==> flow/design.v <==
module clock_converter(board_clk, rst, clk, ce);
input board_clk, rst;
output reg clk;
output ce;
reg a;
always@(posedge board_clk or posedge rst)
	begin
		if (rst)
			begin
				a <= 1'b0;
				clk <= 1'b0;
			end
		else
			begin
				a <= ~a;
				clk <= a;
			end
	end
assign ce = a;
endmodule
module VGA_Controller(board_clk, rst, ce, xCount, yCount, ScreenArea, hsync, vsync, blank_n);
input board_clk, rst, ce;
output reg [9:0]xCount, yCount; 
output reg ScreenArea;  
output hsync, vsync, blank_n;
reg p_hSync, p_vSync; 
localparam [9:0] porchHF = 10'd640;  
localparam [9:0] syncH = 10'd655; 
localparam [9:0] porchHB = 10'd747;  
localparam [9:0] maxH = 10'd793;  
localparam [9:0] porchVF = 10'd480;  
localparam [9:0] syncV = 10'd490;  
localparam [9:0] porchVB = 10'd492;  
localparam [9:0] maxV = 10'd525;  
always@(posedge board_clk or posedge rst)
	begin
		if (rst)
			xCount <= 10'd0;
		else if (ce)
			begin
				if(xCount == maxH)
					xCount <= 10'd0;
				else
					xCount <= xCount + 10'd1;
			end
	end
always@(posedge board_clk or posedge rst)
	begin
		if (rst)
			yCount <= 10'd0;
		else if (ce)
			begin
				if(xCount == maxH)
					begin
						if(yCount == maxV)
							yCount <= 10'd0;
						else
							yCount <= yCount + 10'd1;
					end
			end
	end
always@(posedge board_clk or posedge rst)  
	begin
		if (rst)
			ScreenArea <= 1'b0;
		else if (ce)
			ScreenArea <= ((xCount < porchHF) && (yCount < porchVF)); 
	end
always@(posedge board_clk or posedge rst)  
	begin
		if (rst)
			begin
				p_hSync <= 1'b0;
				p_vSync <= 1'b0;
			end
		else if (ce)
			begin
				p_hSync <= ((xCount >= syncH) && (xCount < porchHB)); 
				p_vSync <= ((yCount >= syncV) && (yCount < porchVB)); 
			end
	end
assign vsync = ~p_vSync; 
assign hsync = ~p_hSync;
assign blank_n = ScreenArea;
endmodule
module blocks(board_clk, rst, ce, xCount, yCount, block);
input board_clk, rst, ce;
input [9:0]xCount;
input [9:0]yCount;
output reg [15:0]block;
localparam [9:0] COL0 = 10'd50, COL1 = 10'd175, COL2 = 10'd300, COL3 = 10'd425;
localparam [9:0] ROW0 = 10'd50, ROW1 = 10'd150, ROW2 = 10'd250, ROW3 = 10'd350;
always@(posedge board_clk or posedge rst) 
	begin
		if (rst)
			block <= 16'd0;
		else if (ce)
			begin
				block[0] <= (xCount > COL0 && xCount < (COL0 + 10'd125)) && (yCount > ROW0 && yCount < (ROW0 + 10'd100));
				block[1] <= (xCount > COL1 && xCount < (COL1 + 10'd125)) && (yCount > ROW0 && yCount < (ROW0 + 10'd100));
				block[2] <= (xCount > COL2 && xCount < (COL2 + 10'd125)) && (yCount > ROW0 && yCount < (ROW0 + 10'd100));
				block[3] <= (xCount > COL3 && xCount < (COL3 + 10'd125)) && (yCount > ROW0 && yCount < (ROW0 + 10'd100));
				block[4] <= (xCount > COL0 && xCount < (COL0 + 10'd125)) && (yCount > ROW1 && yCount < (ROW1 + 10'd100));
				block[5] <= (xCount > COL1 && xCount < (COL1 + 10'd125)) && (yCount > ROW1 && yCount < (ROW1 + 10'd100));
				block[6] <= (xCount > COL2 && xCount < (COL2 + 10'd125)) && (yCount > ROW1 && yCount < (ROW1 + 10'd100));
				block[7] <= (xCount > COL3 && xCount < (COL3 + 10'd125)) && (yCount > ROW1 && yCount < (ROW1 + 10'd100));
				block[8] <= (xCount > COL0 && xCount < (COL0 + 10'd125)) && (yCount > ROW2 && yCount < (ROW2 + 10'd100));
				block[9] <= (xCount > COL1 && xCount < (COL1 + 10'd125)) && (yCount > ROW2 && yCount < (ROW2 + 10'd100));
				block[10] <= (xCount > COL2 && xCount < (COL2 + 10'd125)) && (yCount > ROW2 && yCount < (ROW2 + 10'd100));
				block[11] <= (xCount > COL3 && xCount < (COL3 + 10'd125)) && (yCount > ROW2 && yCount < (ROW2 + 10'd100));
				block[12] <= (xCount > COL0 && xCount < (COL0 + 10'd125)) && (yCount > ROW3 && yCount < (ROW3 + 10'd100));
				block[13] <= (xCount > COL1 && xCount < (COL1 + 10'd125)) && (yCount > ROW3 && yCount < (ROW3 + 10'd100));
				block[14] <= (xCount > COL2 && xCount < (COL2 + 10'd125)) && (yCount > ROW3 && yCount < (ROW3 + 10'd100));
				block[15] <= (xCount > COL3 && xCount < (COL3 + 10'd125)) && (yCount > ROW3 && yCount < (ROW3 + 10'd100));
			end
	end
endmodule
module Runner2048 (board_clk, VGA_R, VGA_G, VGA_B, hsync, vsync, clk, blank_n, rst, inputnums);
input board_clk, rst; 
input [3:0] inputnums; 
output hsync, vsync, clk, blank_n;
wire ce;  
clock_converter clocks(board_clk, rst, clk, ce);  
wire [9:0] xCount; 
wire [9:0] yCount;
wire ScreenArea;
VGA_Controller VGA(board_clk, rst, ce, xCount, yCount, ScreenArea, hsync, vsync, blank_n);
output reg [7:0]VGA_R, VGA_G, VGA_B;
reg R;
reg G;
reg B;
reg Rn, Gn, Bn;  
wire game_over;
wire win;
wire game_over_text = 1'b0;  
wire win_text = 1'b0;  
reg [11:0] row0[3:0];
reg [11:0] row1[3:0];
reg [11:0] row2[3:0];
reg [11:0] row3[3:0];
assign game_over = ((row0[0] !== row0[1]) && (row0[0] !== row1[0]) && (row0[1] !== row1[1]) && (row0[1] !== row0[2]) &&(row0[2] !== row1[2]) &&
	(row0[2] !== row0[3]) && (row0[3] !== row1[3]) && (row1[0] !== row1[1]) && (row1[0] !== row2[0]) && (row1[1] !== row2[1]) && 
	(row1[1] !== row1[2]) && (row1[2] !== row1[3]) && (row1[2] !== row2[2]) && (row1[3] !== row2[3]) && (row2[0] !== row2[1]) && 
	(row2[0] !== row3[0]) && (row2[1] !== row2[2]) && (row2[1] !== row3[1]) && (row2[2] !== row3[2]) && (row2[2] !== row2[3]) && 
	(row2[3] !== row3[3]) && (row3[0] !== row3[1]) && (row3[1] !== row3[2]) && (row3[2] !== row3[3])&&(row0[0] !== 0)&&
	(row0[1] !== 0)&&(row0[2] !== 0)&&(row0[3] !== 0)&&(row1[0] !== 0)&&(row1[1] !== 0)
	&&(row1[2] !== 0)&&(row1[3] !== 0)&&(row2[0] !== 0)&&(row2[1] !== 0)&&(row2[2] !== 0)
	&&(row2[3] !== 0)&&(row3[0] !== 0)&&(row3[1] !== 0)&&(row3[2] !== 0)&&(row3[3] !== 0));
assign win = ((row0[0] == 256) || (row0[1] == 256) || (row0[2] == 256) || (row0[3] == 256) || (row1[0] == 256) || (row1[1] == 256) || (row1[2] == 256) || (row1[3] == 256) || 
(row2[0] == 256) || (row2[1] == 256) || (row2[2] == 256) || (row2[3] == 256) || (row3[0] == 256) || (row3[1] == 256) || (row3[2] == 256) || (row3[3] == 256));
wire [15:0] squares1;
blocks bloc(board_clk, rst, ce, xCount,yCount,squares1);
reg [15:0]squares;
integer i;
integer a;
always @(posedge board_clk or posedge rst)
	begin
		if (rst)
			squares <= 16'd0;
		else if (ce)
			squares <= squares1;
	end
always @(*)
	begin
		if (game_over == 1'b0)
			begin
				if (win == 1'b0)
					begin
						Rn = 1'b0;
						Gn = 1'b0;
						Bn = 1'b0;
						for (i = 0; i < 4; i = i + 1) begin
							if(row0[i] == 0) begin
								Rn = Rn || squares[i];
								Gn = Gn || squares[i];
								Bn = Bn || squares[i];
							end
							else if(row0[i] == 2) begin
								Rn = Rn || squares[i];
							end
							else if(row0[i] == 4) begin
								Bn = Bn || squares[i];
							end
							else if(row0[i] == 8) begin
								Gn = Gn || squares[i];
							end
							else if(row0[i] == 16) begin
								Rn = Rn || squares[i];
								Bn = Bn || squares[i];
							end
							else if(row0[i] == 32) begin
								Rn = Rn || squares[i];
								Gn = Gn || squares[i];
							end
							else if(row0[i] == 64) begin
								Bn = Bn || squares[i];
								Gn = Gn || squares[i];
							end
							else if(row0[i] == 128) begin
								Bn = Bn;
								Gn = Gn;
								Rn = Rn;
							end
						end   
						i = 0;
						for (i = 0; i < 4; i = i + 1) begin
							if(row1[i] == 0) begin
								Rn = Rn || squares[i + 4];
								Gn = Gn || squares[i + 4];
								Bn = Bn || squares[i + 4];
							end
							else if(row1[i] == 2) begin
								Rn = Rn || squares[i + 4];
							end
							else if(row1[i] == 4) begin
								Bn = Bn || squares[i + 4];
							end
							else if(row1[i] == 8) begin
								Gn = Gn || squares[i + 4];
							end
							else if(row1[i] == 16) begin
								Rn = Rn || squares[i + 4];
								Bn = Bn || squares[i + 4];
							end
							else if(row1[i] == 32) begin
								Rn = Rn || squares[i + 4];
								Gn = Gn || squares[i + 4];
							end
							else if(row1[i] == 64) begin
								Bn = Bn || squares[i + 4];
								Gn = Gn || squares[i + 4];
							end
							else if(row1[i] == 128) begin
								Bn = Bn;
								Gn = Gn;
								Rn = Rn;
							end
						end   
						for (i = 0; i < 4; i = i + 1) begin
							if(row2[i] == 0) begin
								Rn = Rn || squares[i + 8];
								Gn = Gn || squares[i + 8];
								Bn = Bn || squares[i + 8];
							end
							else if(row2[i] == 2) begin
								Rn = Rn || squares[i + 8];
							end
							else if(row2[i] == 4) begin
								Bn = Bn || squares[i + 8];
							end
							else if(row2[i] == 8) begin
								Gn = Gn || squares[i + 8];
							end
							else if(row2[i] == 16) begin
								Rn = Rn || squares[i + 8];
								Bn = Bn || squares[i + 8];
							end
							else if(row2[i] == 32) begin
								Rn = Rn || squares[i + 8];
								Gn = Gn || squares[i + 8];
							end
							else if(row2[i] == 64) begin
								Bn = Bn || squares[i + 8];
								Gn = Gn || squares[i + 8];
							end
							else if(row2[i] == 128) begin
								Bn = Bn;
								Gn = Gn;
								Rn = Rn;
							end
						end   
						for (i = 0; i < 4; i = i + 1) begin
							if(row3[i] == 0) begin
								Rn = Rn || squares[i + 12];
								Gn = Gn || squares[i + 12];
								Bn = Bn || squares[i + 12];
							end
							else if(row3[i] == 2) begin
								Rn = Rn || squares[i + 12];
							end
							else if(row3[i] == 4) begin
								Bn = Bn || squares[i + 12];
							end
							else if(row3[i] == 8) begin
								Gn = Gn || squares[i + 12];
							end
							else if(row3[i] == 16) begin
								Rn = Rn || squares[i + 12];
								Bn = Bn || squares[i + 12];
							end
							else if(row3[i] == 32) begin
								Rn = Rn || squares[i + 12];
								Gn = Gn || squares[i + 12];
							end
							else if(row3[i] == 64) begin
								Bn = Bn || squares[i + 12];
								Gn = Gn || squares[i + 12];
							end
							else if(row3[i] == 128) begin
								Bn = Bn;
								Gn = Gn;
								Rn = Rn;
							end
						end   
					end
				else
					begin
						Rn = 1'b0;
						Gn = ScreenArea & !win_text;
						Bn = 1'b0;
					end
			end
		else
			begin
				Rn = ScreenArea & !game_over_text;
				Gn = 1'b0;
				Bn = 1'b0;
			end
	end
always @(posedge board_clk or posedge rst)
	begin
		if (rst)
			begin
				R <= 1'b0;
				G <= 1'b0;
				B <= 1'b0;
			end
		else if (ce)
			begin
				R <= Rn;
				G <= Gn;
				B <= Bn;
			end
	end
reg [2:0] state;
reg [3:0] NS;
reg [3:0] inputnumbers;
reg ran;  
reg terminate;  
reg terminate_q;  
parameter START = 3'b000,
          MOVEUP = 3'b001,
          MOVEDOWN = 3'b010,
          MOVELEFT = 3'b011,
          MOVERIGHT = 3'b100,
			 REVERSETRANSLATE = 3'b101,
			 CHECK = 3'b111; 
reg [11:0] vert0[3:0];
reg [11:0] vert1[3:0];
reg [11:0] vert2[3:0];
reg [11:0] vert3[3:0];
always @ (posedge board_clk, posedge rst) 
	begin 
	if(rst)  begin 
	row0[0] <= 12'd0; 
	row0[1] <= 12'd0; 
	row0[2] <= 12'd0; 
	row0[3] <= 12'd0; 
	row1[0] <= 12'd0; 
	row1[1] <= 12'd0; 
	row1[2] <= 12'd0; 
	row1[3] <= 12'd0; 
	row2[0] <= 12'd0; 
	row2[1] <= 12'd0; 
	row2[2] <= 12'd0; 
	row2[3] <= 12'd0; 
	row3[0] <= 12'd0; 
	row3[1] <= 12'd0; 
	row3[2] <= 12'd0; 
	row3[3] <= 12'd0; 
	ran = 0;
	terminate = 0;
	terminate_q <= 1'b0;
	NS <= START;
 vert0[0] <= 12'd0;  
			  vert0[1] <= 12'd0; 
			  vert0[2] <= 12'd0; 
			  vert0[3] <= 12'd0; 
			  vert1[0] <= 12'd0; 
			  vert1[1] <= 12'd0; 
			  vert1[2] <= 12'd0; 
			  vert1[3] <= 12'd0; 
			  vert2[0] <= 12'd0; 
			  vert2[1] <= 12'd0; 
			  vert2[2] <= 12'd0; 
			  vert2[3] <= 12'd0; 
			  vert3[0] <= 12'd0; 
			  vert3[1] <= 12'd0; 
			  vert3[2] <= 12'd0; 
			  vert3[3] <= 12'd0; 
	end 
	else begin 
	ran = 0;
	terminate = terminate_q;
	case (state) 
		START: begin 
			case(inputnums)
				4'b0111: begin 
					NS <= MOVEUP;
					end 
				4'b1011: begin 
					NS <= MOVEDOWN;
					end 
				4'b1101: begin 
					NS <= MOVELEFT;
					end 
				4'b1110: begin 
				   NS <= MOVERIGHT;
					end 
				default: begin 
				    vert0[0] <= row0[0]; 
			  vert0[1] <= row1[0];
			  vert0[2] <= row2[0];
			  vert0[3] <= row3[0];
			  vert1[0] <= row0[1];
			  vert1[1] <= row1[1];
			  vert1[2] <= row2[1];
			  vert1[3] <= row3[1];
			  vert2[0] <= row0[2];
			  vert2[1] <= row1[2];
			  vert2[2] <= row2[2];
			  vert2[3] <= row3[2];
			  vert3[0] <= row0[3];
			  vert3[1] <= row1[3];
			  vert3[2] <= row2[3];
			  vert3[3] <= row3[3];
					ran = 0;
					NS <= START; 
					terminate = 0;
					end 
				endcase
		   end 
		REVERSETRANSLATE: begin 
			row0[0] <= vert0[0];
			row0[1] <= vert1[0]; 
			row0[2] <= vert2[0]; 
			row0[3] <= vert3[0]; 
			row1[0] <= vert0[1];
			row1[1] <= vert1[1]; 
			row1[2] <= vert2[1]; 
			row1[3] <= vert3[1]; 
			row2[0] <= vert0[2]; 
			row2[1] <= vert1[2]; 
			row2[2] <= vert2[2]; 
			row2[3] <= vert3[2]; 
			row3[0] <= vert0[3]; 
			row3[1] <= vert1[3]; 
			row3[2] <= vert2[3]; 
			row3[3] <= vert3[3]; 
			 terminate = 0;
			NS <= CHECK; 
		end 
		MOVEUP: begin 
						for (a = 0; a < 3; a = a + 1) begin
						  if (((vert0[a] == 12'd0) || (vert0[a] == vert0[a + 1]))&&!(vert0[a] + vert0[a+1] == 12'd0)&&!(terminate)) begin
							 vert0[a] <= vert0[a] + vert0[a + 1];
							 vert0[a + 1] <= 12'd0;
							 ran = 1;
							 terminate  = 1;
						  end
						  end 
						for (a = 0; a < 3; a = a + 1) begin
						  if (((vert1[a] == 12'd0) || (vert1[a] == vert1[a + 1]))&&!(vert1[a] + vert1[a+1] == 12'd0)&&!(terminate) ) begin
							 vert1[a] <= vert1[a] + vert1[a + 1];
							 vert1[a + 1] <= 12'd0;
							 ran = 1;
							 terminate = 1;
						  end
						 end 
						 for (a = 0; a < 3; a = a + 1) begin
						  if (((vert2[a] == 12'd0) || (vert2[a] == vert2[a + 1]))&&!(vert2[a] + vert2[a+1] == 12'd0)&&!(terminate) ) begin
							 vert2[a] <= vert2[a] + vert2[a + 1];
							 vert2[a + 1] <= 12'd0;
							 ran = 1;
							 terminate = 1;
						  end
						 end 
						 for (a = 0; a < 3; a = a + 1) begin
						  if (((vert3[a] == 12'd0) || (vert3[a] == vert3[a + 1]))&&!(vert3[a] + vert3[a+1] == 12'd0)&&!(terminate)) begin
							 vert3[a] <= vert3[a] + vert3[a + 1];
							 vert3[a + 1] <= 12'd0;
							 ran = 1;
							 terminate = 1;
						  end
						 end 
						if(ran == 1) begin 
						 NS <= MOVEUP; 
						 ran = 0;
						 terminate = 0;
						 end 
						 else begin 
						  terminate = 0;
						 NS <= REVERSETRANSLATE;
						end 
		end 
		MOVEDOWN: begin 
		   for (a = 3; a > 0; a = a - 1) begin
			 if (((vert0[a] == 12'd0) || (vert0[a] == vert0[a - 1])) && !(vert0[a] + vert0[a - 1] == 12'd0) && !(terminate)) begin
				vert0[a] <= vert0[a] + vert0[a - 1];
				vert0[a - 1] <= 12'd0;
				ran = 1;
				terminate = 1;
			 end
		  end
		  for (a = 3; a > 0; a = a - 1) begin
			 if (((vert1[a] == 12'd0) || (vert1[a] == vert1[a - 1])) && !(vert1[a] + vert1[a - 1] == 12'd0) && !(terminate)) begin
				vert1[a] <= vert1[a] + vert1[a - 1];
				vert1[a - 1] <= 12'd0;
				ran = 1;
				terminate = 1;
			 end
		  end
		  for (a = 3; a > 0; a = a - 1) begin
			 if (((vert2[a] == 12'd0) || (vert2[a] == vert2[a - 1])) && !(vert2[a] + vert2[a - 1] == 12'd0) && !(terminate)) begin
				vert2[a] <= vert2[a] + vert2[a - 1];
				vert2[a - 1] <= 12'd0;
				ran = 1;
				terminate = 1;
			 end
		  end
		  for (a = 3; a > 0; a = a - 1) begin
			 if (((vert3[a] == 12'd0) || (vert3[a] == vert3[a - 1])) && !(vert3[a] + vert3[a - 1] == 12'd0) && !(terminate)) begin
				vert3[a] <= vert3[a] + vert3[a - 1];
				vert3[a - 1] <= 12'd0;
				ran = 1;
				terminate = 1;
			 end
		  end
		  if(ran == 1) begin 
			 NS <= MOVEDOWN;
			 ran = 0;
			 terminate = 0;
		  end else begin
			 NS <= REVERSETRANSLATE;
			 terminate = 0;
		  end
		end
		MOVELEFT: begin
						for (a = 0; a < 3; a = a + 1) begin
						  if (((row0[a] == 12'd0) || (row0[a] == row0[a + 1]))&&!(row0[a] + row0[a+1] == 12'd0)&&!(terminate)) begin
							 row0[a] <= row0[a] + row0[a + 1];
							 row0[a + 1] <= 12'd0;
							 ran = 1;
							 terminate  = 1;
						  end
						  end 
						for (a = 0; a < 3; a = a + 1) begin
						  if (((row1[a] == 12'd0) || (row1[a] == row1[a + 1]))&&!(row1[a] + row1[a+1] == 12'd0)&&!(terminate) ) begin
							 row1[a] <= row1[a] + row1[a + 1];
							 row1[a + 1] <= 12'd0;
							 ran = 1;
							 terminate = 1;
						  end
						 end 
						 for (a = 0; a < 3; a = a + 1) begin
						  if (((row2[a] == 12'd0) || (row2[a] == row2[a + 1]))&&!(row2[a] + row2[a+1] == 12'd0)&&!(terminate) ) begin
							 row2[a] <= row2[a] + row2[a + 1];
							 row2[a + 1] <= 12'd0;
							 ran = 1;
							 terminate = 1;
						  end
						 end 
						 for (a = 0; a < 3; a = a + 1) begin
						  if (((row3[a] == 12'd0) || (row3[a] == row3[a + 1]))&&!(row3[a] + row3[a+1] == 12'd0)&&!(terminate)) begin
							 row3[a] <= row3[a] + row3[a + 1];
							 row3[a + 1] <= 12'd0;
							 ran = 1;
							 terminate = 1;
						  end
						 end 
						if(ran == 1) begin 
						 NS <= MOVELEFT; 
						 ran = 0;
						 terminate = 0;
						 end 
						 else begin 
						  terminate = 0;
						 NS <= CHECK;
						end 
		end
		MOVERIGHT: begin
		  for (a = 3; a > 0; a = a - 1) begin
			 if (((row0[a] == 12'd0) || (row0[a] == row0[a - 1])) && !(row0[a] + row0[a - 1] == 12'd0) && !(terminate)) begin
				row0[a] <= row0[a] + row0[a - 1];
				row0[a - 1] <= 12'd0;
				ran = 1;
				terminate = 1;
			 end
		  end
		  for (a = 3; a > 0; a = a - 1) begin
			 if (((row1[a] == 12'd0) || (row1[a] == row1[a - 1])) && !(row1[a] + row1[a - 1] == 12'd0) && !(terminate)) begin
				row1[a] <= row1[a] + row1[a - 1];
				row1[a - 1] <= 12'd0;
				ran = 1;
				terminate = 1;
			 end
		  end
		  for (a = 3; a > 0; a = a - 1) begin
			 if (((row2[a] == 12'd0) || (row2[a] == row2[a - 1])) && !(row2[a] + row2[a - 1] == 12'd0) && !(terminate)) begin
				row2[a] <= row2[a] + row2[a - 1];
				row2[a - 1] <= 12'd0;
				ran = 1;
				terminate = 1;
			 end
		  end
		  for (a = 3; a > 0; a = a - 1) begin
			 if (((row3[a] == 12'd0) || (row3[a] == row3[a - 1])) && !(row3[a] + row3[a - 1] == 12'd0) && !(terminate)) begin
				row3[a] <= row3[a] + row3[a - 1];
				row3[a - 1] <= 12'd0;
				ran = 1;
				terminate = 1;
			 end
		  end
		  if(ran == 1) begin 
			 NS <= MOVERIGHT;
			 ran = 0;
			 terminate = 0;
		  end else begin
			 NS <= CHECK;
			 terminate = 0;
		  end
		end
		CHECK: begin
		if( inputnums == 4'b1111) begin 
			if(row0[0] == 0 || row0[1] == 0 || row0[2] == 0 || row0[3] == 0) begin
				for (a = 0; a < 4; a = a + 1) begin
						  if ((row0[a] == 0) && !(terminate)) begin
							row0[a] <= 12'd2;;
							terminate = 1;
						  end
				 end 
				 NS <= START; 
			end 
			else if(row1[0] == 0 || row1[1] == 0 || row1[2] == 0 || row1[3] == 0) begin
				for (a = 0; a < 4; a = a + 1) begin
						  if ((row1[a] == 0) && !(terminate)) begin
							row1[a] <= 12'd2;;
							terminate = 1;
						  end
				 end 
				 NS <= START; 
			end 
			else if(row2[0] == 0 || row2[1] == 0 || row2[2] == 0 || row2[3] == 0) begin
				for (a = 0; a < 4; a = a + 1) begin
						  if ((row2[a] == 0) && !(terminate)) begin
							row2[a] <= 12'd2;;
							terminate = 1;
						  end
				 end 
				 NS <= START; 
			end 
			else if(row3[0] == 0 || row3[1] == 0 || row3[2] == 0 || row3[3] == 0) begin
				for (a = 0; a < 4; a = a + 1) begin
						  if ((row3[a] == 0) && !(terminate)) begin
							row3[a] <= 12'd2;
							terminate = 1;
						  end
				 end
				NS <= START; 
			end 
			else begin 
			NS <= START;
		end 
		end 
		else 
		begin 
		NS<= CHECK;
		end
		end
	endcase 
	terminate_q <= terminate;
	end 
	end 
always @ (posedge board_clk, posedge rst) 
	begin 
	if(rst)  begin 
	state <= START;
	end 
	else begin 
	state <= NS; 
	end 
	end 
always @ (posedge board_clk or posedge rst)
	begin
		if (rst)
			begin
				VGA_R <= 8'd0;
				VGA_G <= 8'd0;
				VGA_B <= 8'd0;
			end
		else if (ce)
			begin
				VGA_R <= {8{R}};
				VGA_G <= {8{G}};
				VGA_B <= {8{B}};
			end
	end 
endmodule
; ---- From RTL to reports: Runner2048
; What the tools print for Runner2048, step after step.
; Line numbers count from 1 in the design file above.
; Cell names lack the library's common part.
; The mark n/a stands for no value.
[design]
design = Runner2048
clk_port = board_clk
library = sky130hd
lib_corner = tt_025C_1v80

; ---- Word-level counts
; Counts by Yosys on the flattened word-level netlist (proc, flatten, opt, wreduce). Print and check cells are left out.
[word_totals]
register_bits = 454
latch_bits = 0
mem_bits_rw = 0
romBits = 0
clocked_rd_ports_x_width = 0
memories = 0
in_bits = 6
output_inout_bits = 28
elab_cells = 1752
[op_classes]
add_sub_neg = 26
multipliers = 0
div = 0
compare = 22
n_eq = 303
shifts = 0
muxes = 857
bitwise = 3
reduce_logical = 476
[ops]
columns = cell, count
row1 = 2-to-1 mux 12 bit, 184
row2 = case mux 12 bit (select 4 bit), 16
row3 = zero test 12 bit, 56
row4 = 2-to-1 mux 1 bit, 631
row5 = == test 12 bit, 48
row6 = case mux 12 bit (select 3 bit), 16
row7 = adder 12 bit, 24
row8 = case inequality test 12 bit, 24
row9 = case inequality test 12 x 1 -> 1 bit (second input constant), 16
row10 = == test 12 x 2 -> 1 bit (second input constant), 16
row11 = == test 12 x 3 -> 1 bit (second input constant), 16
row12 = == test 12 x 4 -> 1 bit (second input constant), 16
row13 = == test 12 x 5 -> 1 bit (second input constant), 16
row14 = == test 12 x 6 -> 1 bit (second input constant), 16
row15 = == test 12 x 7 -> 1 bit (second input constant), 16
row16 = == test 12 x 9 -> 1 bit (second input constant), 16
row17 = logical AND 1 bit, 178
row18 = logical OR 1 bit, 120
row19 = != test 2 bit (second input constant), 57
row20 = != test 3 bit (second input constant), 32
row21 = zero test 1 bit, 81
row22 = AND reduction 4 bit, 17
row23 = < comparator 10 x 9 -> 1 bit (second input constant), 6
row24 = AND reduction 9 bit, 4
row25 = AND reduction 8 bit, 4
row26 = < comparator 10 bit (second input constant), 3
row27 = greater-than comparator 10 x 8 -> 1 bit (second input constant), 3
row28 = < comparator 10 x 8 -> 1 bit (second input constant), 3
; Other operator kinds: 28; their cells: 52.

; ---- Longest topological paths
; Longest topological path by Yosys (ltp), each cell counted once; first at word level (registers and memories cut), then after technology mapping (sequential cells cut; the memories' decode and read muxes count).
[logic_depth]
word_depth = 191
ABC_AREA = 0
ltp_mapped = 15

; ---- Netlist
; Source: synth_stat.txt of the flow (Yosys; design flattened, memories mapped). It holds for the ABC_AREA given above (unset counts as 0); a run with the other value may have another netlist.
[mapped]
cells = 5127
yosys_area_mm2 = 0.043787
seqArea_mm2 = 0.0113609
ffs = 454
buf_cells = 319
[types]
columns = cell, count, area_total_um2
row1 = dfrtp_1, 454, 1.14E+04
row2 = mux2_2, 326, 3.67E+03
row3 = ha_1, 271, 3.39E+03
row4 = xnor2_1, 199, 1.74E+03
row5 = o21ai_0, 335, 1.68E+03
row6 = xor2_1, 181, 1585.27
row7 = nand2_1, 374, 1.4E+03
row8 = a21oi_1, 268, 1.34E+03
row9 = nor4_1, 191, 1.19E+03
row10 = nor2_1, 272, 1.02E+03
row11 = clkbuf_1, 265, 994.704
row12 = nor3_1, 158, 790.758
row13 = inv_1, 197, 739.459
row14 = a22oi_1, 93, 698.17
row15 = a21o_1, 92, 690.662
row16 = nand3_1, 129, 645.619
row17 = a22o_1, 70, 613.088
row18 = a211oi_1, 69, 517.997
; Not listed: further types 85, cells in them 1183.
; By module: a second synthesis without flattening, with its own total; a netlist apart from the flattened one above.
[unflattened]
hier_cells = 5119
area_unflattened_mm2 = 0.0435856
; Rows give one instance, submodules left out.
[by_module]
columns = mod, n_inst, n_cells, area_mm2
row1 = Runner2048, 1, 4890, 0.0413046
row2 = VGA_Controller, 1, 120, 0.0011986
row3 = blocks, 1, 105, 0.0010247
row4 = clock_converter, 1, 4, 0.0000576

; ---- Worst setup path after synthesis
; Source: OpenSTA report_checks on the synthesized netlist (no wires, ideal clock, input and output delay 20% of the period each), path of least setup slack; recovery checks are left aside. Register names are those of the netlist, which keeps one name where synthesis merged equal registers.
[synth_timing]
path_type = input to register
start = input port inputnums[1]
end = register vert1[0][0]
period_ns = 20.0
in_delay_ns = 4.000
arrival_ns = 6.073
required_time_ns = 19.875
slack_ns = 13.802
path_delay_ns = 2.198
stages = 10
n_path_buf = 3
period_less_setup_slack_ns = 6.198
; "path_delay_ns" = arrival - input delay + setup time.
; "stages": output pins that drive a net of the path, with the launching flip-flop's if there is one; two outputs of one cell count as two.
; "period_less_setup_slack_ns" is the clock period less the worst setup slack; recovery checks do not enter. This is arithmetic on one report: input and output delays are still those of the set period (20% each).
; The rows between start and end are the longest chain of elaborated cells between them; the timing report does not say that the signal goes this way. Where chains are equally long, one stands for them.
; Each line given opens the expression or statement behind the cell; cells for indexed reads and writes are added by Yosys, which also makes memories of some case tables.
; At most two assigning lines are given for a register; there are more.
[synth_between]
path_cell_list = clkbuf_1 > xnor2_1 > a21oi_1 > a21oi_1 > or3_1 > and3_1 > clkbuf_1 > o211ai_1 > clkbuf_1 > mux2_2
elab_chain_len = 4
cone_cells = 9
cone_lines = 2
classes_between = eq/ne: 5; mux: 2; reduce/logical: 2
[synth_rtl]
columns = element, line
row1 = from (decl), 120  ; input [3:0] inputnums;
row2 = == test 4 bit, 397  ; case(inputnums)
row3 = OR reduction 4 bit, n/a
row4 = 2-to-1 mux 12 bit, 397
row5 = case mux 12 bit (select 3 bit), 395  ; case (state)
row6 = to (assign), 415  ; vert1[0] <= row0[1];
row7 = to (assign), 464  ; vert1[a] <= vert1[a] + vert1[a + 1];
row8 = to (decl), 349  ; reg [11:0] vert1[3:0];

; ---- Path in the finished layout
; From the final timing report of record 1: the path of least setup slack in the routed layout; clock arrival at registers is part of the times.
[layout_timing]
path_type = register to register
start = register row1[2][0]
end = register row3[3][9]
period_ns = 4.47
arrival_ns = 5.45
required_time_ns = 5.09
slack_ns = -0.36
stages = 19
n_path_buf = 5
; The rows between start and end are the longest chain of elaborated cells between them; the timing report does not say that the signal goes this way. Where chains are equally long, one stands for them.
; At most two assigning lines are given for a register; there are more.
[layout_between]
path_cell_list = dfrtp_1 > ha_2 > fa_2 > a211o_1 > buf_4 > a21oi_2 > o311ai_4 > nor4_2 > nand4b_1 > buf_6 > o32ai_4 > buf_6 > or3b_4 > nor2_4 > buf_6 > buf_6 > a21oi_4 > or4_4 > mux2_4
elab_chain_len = 35
cone_cells = 113
classes_between = add/sub: 2; eq/ne: 8; mux: 53; reduce/logical: 50
[layout_rtl]
columns = element, line
row1 = from (decl), 138  ; reg [11:0] row1[3:0];
row2 = from (assign), 440  ; row1[2] <= vert2[1];
row3 = from (assign), 549  ; row1[a] <= row1[a] + row1[a + 1];
row4 = adder 12 bit, 548  ; if (((row1[a] == 12'd0) || (row1[a] == row1[a + 1]))&&!(row1[a] + row1[a+1] == 12'd0)&&!(terminate) ) begin
row5 = zero test 12 bit, 548
row6 = zero test 1 bit, 548
row7 = logical AND 1 bit (2 in a row), 548
row8 = 2-to-1 mux 1 bit, 548
row9 = 2-to-1 mux 1 bit, 395  ; case (state)
row10 = zero test 1 bit, 548
row11 = [20 not listed], n/a
row12 = logical AND 1 bit, 564  ; if (((row3[a] == 12'd0) || (row3[a] == row3[a + 1]))&&!(row3[a] + row3[a+1] == 12'd0)&&!(terminate)) begin
row13 = 2-to-1 mux 1 bit, 564
row14 = 2-to-1 mux 1 bit, 395
row15 = zero test 1 bit, 564
row16 = logical AND 1 bit, 564
row17 = 2-to-1 mux 12 bit, 564
row18 = case mux 12 bit (select 4 bit), 395
row19 = to (assign), 449  ; row3[3] <= vert3[3];
row20 = to (assign), 608  ; row3[a] <= row3[a] + row3[a - 1];
row21 = to (decl), 140  ; reg [11:0] row3[3:0];

Lab notebook: Runner2048

Flow measurements of Runner2048 on sky130hd: 2 stored runs with different settings, listed in no order. Input and output delays are each 20% of the period that was set; the output load is 0.01 pF.
"worstPathTime_ns" = time allowed to the worst setup path (clock period - input delay - output delay, where it has them) - its slack; a late launch clock adds to it, a late capture clock takes from it.
"totalPower_uw" is the tool's figure for a default switching activity; nothing was simulated.

# record 1
==> flow/run.sh <==
#!/bin/bash
# the make line also repeats the synthesis and layout settings of config.mk as NAME=value (left out here)
make -C /OpenROAD-flow-scripts/flow DESIGN_CONFIG=/design/flow/config.mk WORK_HOME=/design/flow/orfs CLKGATE_MAP_FILE= finish
==> flow/config.mk <==
export PLATFORM = sky130hd
export DESIGN_NAME = Runner2048
export DESIGN_NICKNAME = Runner2048
export VERILOG_FILES = /design/flow/design.v
export SDC_FILE = /design/flow/constraint.sdc
export NUM_CORES = 4
export LEC_CHECK = 0
export CAP_MARGIN = 30
export CORE_ASPECT_RATIO = 1.33
export CORE_MARGIN = 2
export CORE_UTILIZATION = 27
export GPL_TIMING_DRIVEN = 1
export MAX_ROUTING_LAYER = met4
export MIN_ROUTING_LAYER = met2
export PLACE_DENSITY_LB_ADDON = 0.1
export SLEW_MARGIN = 20
==> flow/constraint.sdc <==
create_clock -name core_clock -period 4.47 [get_ports {board_clk}]
set_input_delay 0.8940 -clock core_clock [delete_from_list [all_inputs] [get_ports {board_clk}]]
set_output_delay 0.8940 -clock core_clock [all_outputs]
set_load 0.01 [all_outputs]

==> record 1: results <==
worstPathTime_ns=4.83
critical_path_kind="register to register"
synth_chip_area_mm2=0.043787
worst_hold_slack_ns=0.370
final_setup_ws_ns=-0.364
totalPower_uw=51071
final_util_pct=37.3
dieArea_mm2=0.165443

# record 2
==> flow/run.sh <==
#!/bin/bash
# the make line also repeats the synthesis and layout settings of config.mk as NAME=value (left out here)
make -C /OpenROAD-flow-scripts/flow DESIGN_CONFIG=/design/flow/config.mk WORK_HOME=/design/flow/orfs CLKGATE_MAP_FILE= finish
==> flow/config.mk <==
export PLATFORM = sky130hd
export DESIGN_NAME = Runner2048
export DESIGN_NICKNAME = Runner2048
export VERILOG_FILES = /design/flow/design.v
export SDC_FILE = /design/flow/constraint.sdc
export NUM_CORES = 4
export LEC_CHECK = 0
export CAP_MARGIN = 20
export CORE_MARGIN = 2
export CORE_UTILIZATION = 28
export SLEW_MARGIN = 20
==> flow/constraint.sdc <==
create_clock -name core_clock -period 7.3 [get_ports {board_clk}]
set_input_delay 1.4600 -clock core_clock [delete_from_list [all_inputs] [get_ports {board_clk}]]
set_output_delay 1.4600 -clock core_clock [all_outputs]
set_load 0.01 [all_outputs]

==> record 2: results <==
worstPathTime_ns=6.21
critical_path_kind="register to register"
synth_chip_area_mm2=0.043787
worst_hold_slack_ns=0.364
final_setup_ws_ns=1.095
totalPower_uw=21651
final_util_pct=31.1
dieArea_mm2=0.15956
